==> flow/design.v <==
module DOUBLY_PIPELINE(clk,xi,yi,r,ang,xf,yf);
input signed[15:0] xi,yi;
input clk;
output reg signed [15:0] r,ang;
output reg signed [15:0] xf,yf;
 wire signed [15:0] ri,angi;
 wire  signed [15:0] xfi,yfi;
wire  signed [15:0] g1,g2,g3,g4,g5,g6,g7,g8;
ROTATING x1(clk,xi,yi,g1,g2,g3,g4,g5,g6,g7,g8,xfi,yfi);     
VECTORING x2(clk,xi,yi,g1,g2,g3,g4,g5,g6,g7,g8,ri,angi);  
always @(*)
begin 
xf<=xfi;
yf<=yfi;  
r<=ri;
ang<=angi;
end
endmodule
module ROTATING(clk,xi,yi,a1,a2,a3,a4,a5,a6,a7,a8,xf,yf);
input signed[15:0] xi,yi;
input   signed [15:0] a1,a2,a3,a4,a5,a6,a7,a8;
input clk;
output reg  signed [15:0] xf,yf;
reg  signed [15:0] x1,x2,x3,x4,x5,x6,x7,x8;
reg  signed [15:0] y1,y2,y3,y4,y5,y6,y7,y8;
wire signed [15:0] angle45,angle26,angle14,angle7,angle3_5,angle1_79,angle0_89,angle0_44;
reg  signed [15:0] angle_i [8:0];  
wire signed [15:0] s = 16'd607;
assign angle45 = 16'd4500;
assign angle26 = 16'd2657;
assign angle14 = 16'd1404;
assign angle7 = 16'd713;
assign angle3_5 = 16'd358;
assign angle1_79 = 16'd179;
assign angle0_89 = 16'd89;
assign angle0_44 = 16'd44;
always @(posedge clk)
begin  
    angle_i[0] <= angle45 ;
	    x1<= xi + yi;   
		y1<= yi - xi;
	   if (angle_i[0] > a2)
		begin 
		x2<= x1 - (y1>>>1);  
		y2<= y1 + (x1>>>1); 
		angle_i[1] <= angle_i[0] - angle26 ; 
		end 
	   else
		begin 
		x2<= x1+(y1>>>1); 
		y2<= y1-(x1>>>1);
	    angle_i[1] <= angle_i[0] + angle26 ;  
	   end
	 if (angle_i[1] > a3)
	    begin 
		 angle_i[2] <= angle_i[1] - angle14 ;  
		  x3<= x2 - (y2>>>2); 
		  y3<= y2 +(x2>>>2);
		end 
		else 
		begin 
	      angle_i[2] <= angle_i[1] + angle14 ;  
		  x3<= x2+(y2>>>2); 
		  y3<= y2-(x2>>>2);
		end 
	if (angle_i[2] > a4)
	    begin 
		  angle_i[3] <= angle_i[2] - angle7 ;  
		  x4<= x3 - (y3>>>3); 
		  y4<= y3 +(x3>>>3);
		 end 
		else 
		begin 
	     angle_i[3] <= angle_i[2] + angle7 ;  
		  x4<= x3+(y3>>>3); 
		  y4<= y3-(x3>>>3);
		end 
		if (angle_i[3] > a5)
	    begin 
			angle_i[4] <= angle_i[3] - angle3_5 ;  
			x5<= x4 - (y4>>>4); 
			y5<= y4 + (x4>>>4);
		 end 
		else 
		begin
			angle_i[4] <= angle_i[3] + angle3_5 ;  
			x5<= x4+(y4>>>4); 
			y5<= y4-(x4>>>4);
		end 
	   if (angle_i[4] > a6)
	    begin 
			angle_i[5] <= angle_i[4] - angle1_79 ;  
			x6<= x5 - (y5>>>5); 
			y6<= y5 +(x5>>>5);
		end
		else 
		begin 
	       angle_i[5] <= angle_i[4] + angle1_79 ;  
		   x6<= x5+(y5>>>5); 
		   y6<= y5-(x5>>>5);
		end 
		if (angle_i[5] > a7)
	    begin 
			angle_i[6] <= angle_i[5] - angle0_89 ;  
			x7<= x6 - (y6>>>6); 
			y7<= y6 +(x6>>>6);
		end
		else 
		begin 
			angle_i[6] <= angle_i[5] + angle0_89;  
			x7<= x6+(y6>>>6); 
			y7<= y6-(x6>>>6);
		end 
		if (angle_i[6] > a8)
	     begin 
			angle_i[7] <= angle_i[6] - angle0_44 ;  
			x8<= x7 - (y7>>>7); 
			y8<= y7 +(x7>>>7);
		 end 
		 else 
         begin 	     
			angle_i[7] <= angle_i[6] + angle0_44 ;  
			x8<= x7+(y7>>>7); 
			y8<= y7-(x7>>>7);
		 end  
      xf <=  (s*x8)/1000 ;
      yf <=  (s*y8)/1000 ;	  
end 
endmodule
module VECTORING(clk,a0,b0,ang1,ang2,ang3,ang4,ang5,ang6,ang7,ang8,r,ang);
input signed[15:0]a0,b0;
input clk;
  output reg signed [15:0]r,ang;  
  output reg signed[15:0] ang1,ang2,ang3,ang4,ang5,ang6,ang7,ang8;  
  reg signed [15:0] a1,a2,a3,a4,a5,a6,a7,a8;
  reg signed [15:0] b1,b2,b3,b4,b5,b6,b7,b8;
  reg signed[15:0] angle_x1,angle_x2,angle_x3,angle_x4,angle_x5,angle_x6,angle_x7,angle_x8;
wire signed [15:0] v = 16'd0607;
wire [15:0] angle_c0 = 16'd4500;
wire [15:0] angle_c1 = 16'd2657;
wire [15:0] angle_c2 = 16'd1404;
wire [15:0] angle_c3 = 16'd713;
wire [15:0] angle_c4 = 16'd358;
wire [15:0] angle_c5 = 16'd179;
wire [15:0] angle_c6 = 16'd089;
wire [15:0] angle_c7 = 16'd044; 
  always @ (posedge clk)
   begin
      a1<=a0+b0;
      b1<=b0-a0;
      angle_x1 <= angle_c0;
	  ang1 <= angle_x1;
    if(b1 < 0)  
   begin
      a2<= a1 - (b1>>>1);
      b2<= b1 + (a1>>>1);
     angle_x2<=angle_x1-angle_c1;
	   ang2<= angle_x2;
     end
    else
   begin
      a2<=a1+(b1>>>1);
      b2<=b1-(a1>>>1);
      angle_x2<=angle_x1+angle_c1;
	  ang2<= angle_x2;
    end
     if(b2<0)
	begin
     a3<=a2-(b2>>>2);
     b3<=b2+(a2>>>2);
     angle_x3<=angle_x2-angle_c2;
	  ang3<= angle_x3;
     end
  	else
  	begin
      a3<=a2+(b2>>>2);
      b3<=b2-(a2>>>2);
      angle_x3<=angle_x2+angle_c2;
	  ang3<= angle_x3;
	end
     if(b3<0)
	begin
     a4<=a3-(b3>>>3);
     b4<=b3+(a3>>>3);
     angle_x4<=angle_x3-angle_c3;
	 ang4<=angle_x4;
     end
  	else
  	begin
      a4<=a3+(b3>>>3);
      b4<=b3-(a3>>>3);
     angle_x4<=angle_x3+angle_c3;
	 ang4<=angle_x4;
	end
     if(b4<0)
	begin
     a5<=a4-(b4>>>4);
     b5<=b4+(a4>>>4);
      angle_x5<=angle_x4-angle_c4;
	   ang5<=angle_x5;
     end
  	else
  	begin
      a5<=a4+(b4>>>4);
      b5<=b4-(a4>>>4);
      angle_x5<=angle_x4+angle_c4;
	   ang5<=angle_x5;
	end
     if(b5<0)
	begin
     a6<=a5-(b5>>>5);
     b6<=b5+(a5>>>5);
    angle_x6<=angle_x5-angle_c5;
	 ang6<=angle_x6;
     end
  	else
  	begin
      a6<=a5+(b5>>>5);
      b6<=b5-(a5>>>5);
      angle_x6<=angle_x5+angle_c5;
	  ang6<=angle_x6;
	end
     if(b6<0)
	begin
     a7<=a6-(b6>>>6);
     b7<=b6+(a6>>>6);
     angle_x7<=angle_x6-angle_c6;
	 ang7<=angle_x7;
     end
  	else
  	begin
     a7<=a6+(b6>>>6);
     b7<=b6-(a6>>>6);
      angle_x7<=angle_x6+angle_c6;
	  ang7<=angle_x7;
 	 end
     if(b7<0)
	begin
      a8<=a7-(b7>>>7);
      b8<=b7+(a7>>>7);
      angle_x8<=angle_x7-angle_c7;
	  ang8<=angle_x8;
     end
  	else
      begin
      a8<=a7+(b7>>>7);
      b8<=b7-(a7>>>7);
       angle_x8<=angle_x7-angle_c7;
	   ang8<=angle_x8;
     end
r<=v*a8/1000;
ang<=angle_x8;
end
endmodule
# Step by step through the tools: DOUBLY_PIPELINE
# What the tools print for DOUBLY_PIPELINE, step after step.
# Lines are those of the file above, counted from 1.
# Operators carry their Yosys type and port widths (W data, S select, Z words).
# Cell names lack the library's common part.
# A cell with - has no value.
[design]
top = "DOUBLY_PIPELINE"
clock = "clk"
library = "sky130hd"
corner = "tt_025C_1v80"

# Word-level counts
# Yosys after proc, flatten, opt, wreduce and memory -nomap, before mapping. Enables and synchronous resets that opt folds into registers are not counted as muxes. Print and check cells are not counted. Equal cells are merged and count once.
[word_totals]
register_bits = 823
out_inout_bits = 64
[op_classes]
addsub = 73
multipliers = 3
n_div = 3
n_cmp = 14
muxes = 39
[ops]
columns = ["operator", "count"]
rows = [
  ["$div A32 B11 Y32 const B", 3],
  ["$mul A11 B16 Y27 const A", 3],
  ["$mux W16", 37],
  ["$lt A16 B1 Y1 const B", 7],
  ["$gt A16 B16 Y1", 5],
  ["$add A16 B10 Y16", 4],
  ["$sub A16 B10 Y16", 4],
  ["$add A16 B11 Y16", 4],
  ["$sub A16 B11 Y16", 4],
  ["$add A16 B12 Y16", 4],
  ["$sub A16 B12 Y16", 4],
  ["$add A16 B13 Y16", 4],
  ["$sub A16 B13 Y16", 4],
  ["$add A16 B14 Y16", 4],
  ["$sub A16 B14 Y16", 4],
  ["$add A16 B9 Y16", 3],
  ["$sub A16 B9 Y16", 3],
  ["$add A16 B10 Y16 const B", 2],
  ["$sub A16 B10 Y16 const B", 2],
  ["$add A16 B15 Y16", 2],
  ["$sub A16 B15 Y16", 2],
  ["$add A16 B8 Y16 const B", 2],
  ["$sub A16 B8 Y16 const B", 2],
  ["$add A16 B9 Y16 const B", 2],
  ["$sub A16 B9 Y16 const B", 2],
  ["$add A13 B11 Y14 const B", 2],
  ["$sub A13 B11 Y14 const B", 2],
  ["$mux W13", 2],
]
# Other operator kinds: 9; their cells: 9.

# Longest topological paths
# Depth = most cells in a row (Yosys ltp): at word level without a register or memory, in the mapped netlist without a sequential cell, where the memories' decode and read muxes count.
[depth]
word_depth = 2
ABC_AREA = 0
ltp_mapped = 75
mapped_depth_nobuf = 65

# Netlist
# Source: synth_stat.txt of the flow (Yosys; design flattened, memories mapped). It holds for the ABC_AREA given above (unset counts as 0); a run with the other value may have another netlist.
[types]
columns = ["cell", "count"]
rows = [
  ["dfxtp_1", 750],
  ["ha_1", 909],
  ["xnor2_1", 665],
  ["fa_1", 256],
  ["inv_1", 1018],
  ["a21oi_1", 737],
  ["xor2_1", 379],
  ["nor2_1", 634],
  ["o21ai_0", 405],
  ["nand2_1", 425],
  ["a21o_1", 197],
  ["o21bai_1", 190],
  ["mux2i_1", 115],
  ["nor3_1", 227],
  ["nand3_1", 171],
  ["a211oi_1", 84],
  ["clkbuf_1", 164],
  ["o211ai_1", 79],
]
# Not listed: further types 128, cells in them 1517.
[mapped]
cells = 8922
area_um2 = 74188.7
seq_area_um2 = 15014.4
ffs = 750
# The figures by module come from a second, unflattened synthesis with its own total; it is not the netlist above.
[hier_totals]
hier_cells = 9321
hier_area_um2 = 77784.6
# Each row is one instance without its submodules.
[by_module]
columns = ["mod", "instances", "cells", "mod_area_um2", "mod_seq_area_um2"]
rows = [
  ["ROTATING", 1, 5512, 44935.6, 7226.9],
  ["VECTORING", 1, 3809, 32849.0, 8468.1],
  ["DOUBLY_PIPELINE", 1, 0, 0.0, 0.0],
]

# Timing after synthesis
# Path of least setup slack by OpenSTA after synthesis, without wires, with an ideal clock, recovery checks aside; 20% of the period is set as input and as output delay. Where synthesis merged equal registers, the netlist keeps one of their names.
[synth_path]
path_kind = "register to register"
from = "register x2.a8[15]"
to = "register x2.r[14]"
clock_period_ps = 25000
setup_ps = 72
t_first_pin_ps = 0
arrival_time_ps = 17299
path_slack_ps = 7629
path_delay_ps = 17371
stages = 67
synth_period_reached_ps = 17371
# "path_delay_ps" = arrival - input delay + setup time.
# "stages" counts driving pins, that of a launching flip-flop among them; a cell with two outputs on the path counts twice.
# "synth_period_reached_ps" = period - worst setup slack (recovery checks aside). The figure is calculated, with input and output delays left at 20% of the set period.
# The rows between start and end are the longest chain of elaborated cells between them; the timing report does not say that the signal goes this way. Where chains are equally long, one stands for them.
# Each line given opens the expression or statement behind the cell; cells for indexed reads and writes are added by Yosys, which also makes memories of some case tables.
[synth_between]
path_cell_list = "dfxtp_1 > fa_1 > ha_1 > fa_1 > fa_1 > inv_1 > fa_1 > inv_1 > ha_1 > buf_2 > a21oi_1 > o21ai_0 > nor2_1 > a31oi_2 > a221o_2 > xnor2_1 > or3_1 > or3_1 > (+31 left out) > mux2i_1 > o22a_1 > nor3_2 > o41ai_4 > a41oi_2 > a41oi_1 > a32oi_1 > buf_4 > a2111oi_1 > a211o_1 > and4_1 > clkbuf_1 > nor2_1 > a31oi_1 > ha_1 > nand2_1 > o21ai_0 > xnor2_1"
elab_chain_cells = 2
[synth_rtl]
columns = ["element", "line", "text"]
rows = [
  ["start, declared", 135, "reg signed [15:0] a1,a2,a3,a4,a5,a6,a7,a8;"],
  ["start, assigned", 239, "a8<=a7-(b7>>>7);"],
  ["start, assigned", 246, "a8<=a7+(b7>>>7);"],
  ["$mul A11 B16 Y27", 251, "r<=v*a8/1000;"],
  ["$div A32 B11 Y32", 251, ""],
  ["end, assigned", 251, ""],
  ["end, declared", 133, "output reg signed [15:0]r,ang;"],
]

# Worst path after layout
# From the final timing report of flow run A: the path of least setup slack in the routed layout; clock arrival at registers is part of the times.
# The report prints the path's times to 10 ps; the period is as set.
[layout_path]
path_kind = "register to register"
from = "register x1.x8[7]"
to = "register x1.xf[14]"
clock_period_ps = 25000
setup_ps = 140
t_first_pin_ps = 700
arrival_time_ps = 23040
path_slack_ps = 2480
stages = 64
# The rows between start and end are the longest chain of elaborated cells between them; the timing report does not say that the signal goes this way. Where chains are equally long, one stands for them.
[layout_between]
path_cell_list = "dfxtp_1 > fa_1 > ha_1 > inv_1 > fa_1 > inv_1 > fa_1 > inv_1 > fa_1 > inv_1 > ha_1 > buf_2 > a2111oi_2 > o21ai_1 > nand2_1 > xor2_1 > nand4_1 > nor4_1 > (+28 left out) > a211oi_2 > o21ai_1 > nand3_1 > maj3_1 > o211ai_1 > a211oi_1 > o41ai_1 > o221ai_1 > a31oi_1 > o211ai_2 > mux2i_1 > o211a_1 > ha_1 > and3_1 > inv_1 > o21ai_0 > o21ai_0 > xnor2_1"
elab_chain_cells = 2
[layout_rtl]
columns = ["element", "line", "text"]
rows = [
  ["start, declared", 24, "reg  signed [15:0] x1,x2,x3,x4,x5,x6,x7,x8;"],
  ["start, assigned", 117, "x8<= x7 - (y7>>>7);"],
  ["start, assigned", 123, "x8<= x7+(y7>>>7);"],
  ["$mul A11 B16 Y27", 126, "xf <=  (s*x8)/1000 ;"],
  ["$div A32 B11 Y32", 126, ""],
  ["end, assigned", 126, ""],
  ["end, declared", 23, "output reg  signed [15:0] xf,yf;"],
]

# 6 stored runs of DOUBLY_PIPELINE in the flow (synthesis by Yosys, layout by OpenROAD, sky130hd cells), in arbitrary order. Constraints: input delay and output delay 20% of the set period each, output load 0.01 pF.
# "period_less_ws_ps" = clock period - worst setup slack. The figure is calculated, with input and output delays left at 20% of the set period.
# "worst_path_ps" means the part of the period allowed to the worst setup path (the constraints hold back 20% at inputs and 20% at outputs) less its slack; where the path has registers, the arrival times of their clocks count too.
# "worst_path_ps" is given in steps of 10 ps.

[[run]]
name = "flow run A"
[run.settings]
CELL_PAD_IN_SITES_DETAIL_PLACEMENT = 1
CORE_ASPECT_RATIO = 0.55
CORE_UTILIZATION = 40
GPL_ROUTABILITY_DRIVEN = 0
GPL_TIMING_DRIVEN = 0
HOLD_SLACK_MARGIN = 0.12
period_ns = 25.0
CAP_MARGIN = 20
CORE_MARGIN = 2
SLEW_MARGIN = 20
[run.results]
post_synth_area_um2 = 74188.7
design_die_area_um2 = 189088.0
cell_area_final_um2 = 81246.7
finish.utilization_pct = 44.0
setup_ws_ps = 2485
tns_setup_ps = 0
ws_hold_ps = 309
period_less_ws_ps = 22515
worst_path_ps = 22520
path_kind = "register to register"

[[run]]
name = "flow run B"
[run.settings]
CELL_PAD_IN_SITES_DETAIL_PLACEMENT = 0
CORE_ASPECT_RATIO = 0.93
CORE_UTILIZATION = 40
GPL_ROUTABILITY_DRIVEN = 0
GPL_TIMING_DRIVEN = 0
HOLD_SLACK_MARGIN = 0.12
PLACE_DENSITY = 0.8
period_ns = 25.0
CAP_MARGIN = 20
CORE_MARGIN = 2
SLEW_MARGIN = 20
[run.results]
post_synth_area_um2 = 74188.7
design_die_area_um2 = 188933.0
cell_area_final_um2 = 81308.0
finish.utilization_pct = 44.1
setup_ws_ps = 3928
tns_setup_ps = 0
ws_hold_ps = 314
period_less_ws_ps = 21072
worst_path_ps = 21070
path_kind = "register to register"

[[run]]
name = "flow run C"
[run.settings]
CELL_PAD_IN_SITES_DETAIL_PLACEMENT = 1
CORE_ASPECT_RATIO = 0.93
CORE_UTILIZATION = 40
GPL_ROUTABILITY_DRIVEN = 0
PLACE_DENSITY = 0.8
period_ns = 25.0
CAP_MARGIN = 20
CORE_MARGIN = 2
SLEW_MARGIN = 20
[run.results]
post_synth_area_um2 = 74188.7
design_die_area_um2 = 188933.0
cell_area_final_um2 = 80596.0
finish.utilization_pct = 43.7
setup_ws_ps = 1015
tns_setup_ps = 0
ws_hold_ps = 329
period_less_ws_ps = 23985
worst_path_ps = 23990
path_kind = "register to register"

[[run]]
name = "flow run D"
[run.settings]
CORE_UTILIZATION = 40
period_ns = 30.6
CAP_MARGIN = 20
CORE_MARGIN = 2
SLEW_MARGIN = 20
[run.results]
post_synth_area_um2 = 74188.7
design_die_area_um2 = 188934.0
cell_area_final_um2 = 80936.4
finish.utilization_pct = 43.8
setup_ws_ps = 9266
tns_setup_ps = 0
ws_hold_ps = 324
period_less_ws_ps = 21334
worst_path_ps = 21330
path_kind = "register to register"

[[run]]
name = "flow run E"
[run.settings]
CORE_UTILIZATION = 40
SETUP_SLACK_MARGIN = 1.44
period_ns = 22.5
CAP_MARGIN = 20
CORE_MARGIN = 2
SLEW_MARGIN = 20
[run.results]
post_synth_area_um2 = 74188.7
design_die_area_um2 = 188934.0
cell_area_final_um2 = 81582.0
finish.utilization_pct = 44.1
setup_ws_ps = 2628
tns_setup_ps = 0
ws_hold_ps = 326
period_less_ws_ps = 19872
worst_path_ps = 19870
path_kind = "register to register"

[[run]]
name = "flow run F"
[run.settings]
ABC_AREA = 1
CAP_MARGIN = 10
CELL_PAD_IN_SITES_DETAIL_PLACEMENT = 1
CORE_UTILIZATION = 71
CTS_CLUSTER_DIAMETER = 342
CTS_CLUSTER_SIZE = 80
GPL_ROUTABILITY_DRIVEN = 0
GPL_TIMING_DRIVEN = 0
PLACE_DENSITY_LB_ADDON = 0.25
SETUP_SLACK_MARGIN = -2.0
SLEW_MARGIN = 10
period_ns = 31.4
CORE_MARGIN = 2
[run.results]
outcome = "no final report: placement broke off with DPL-0033"
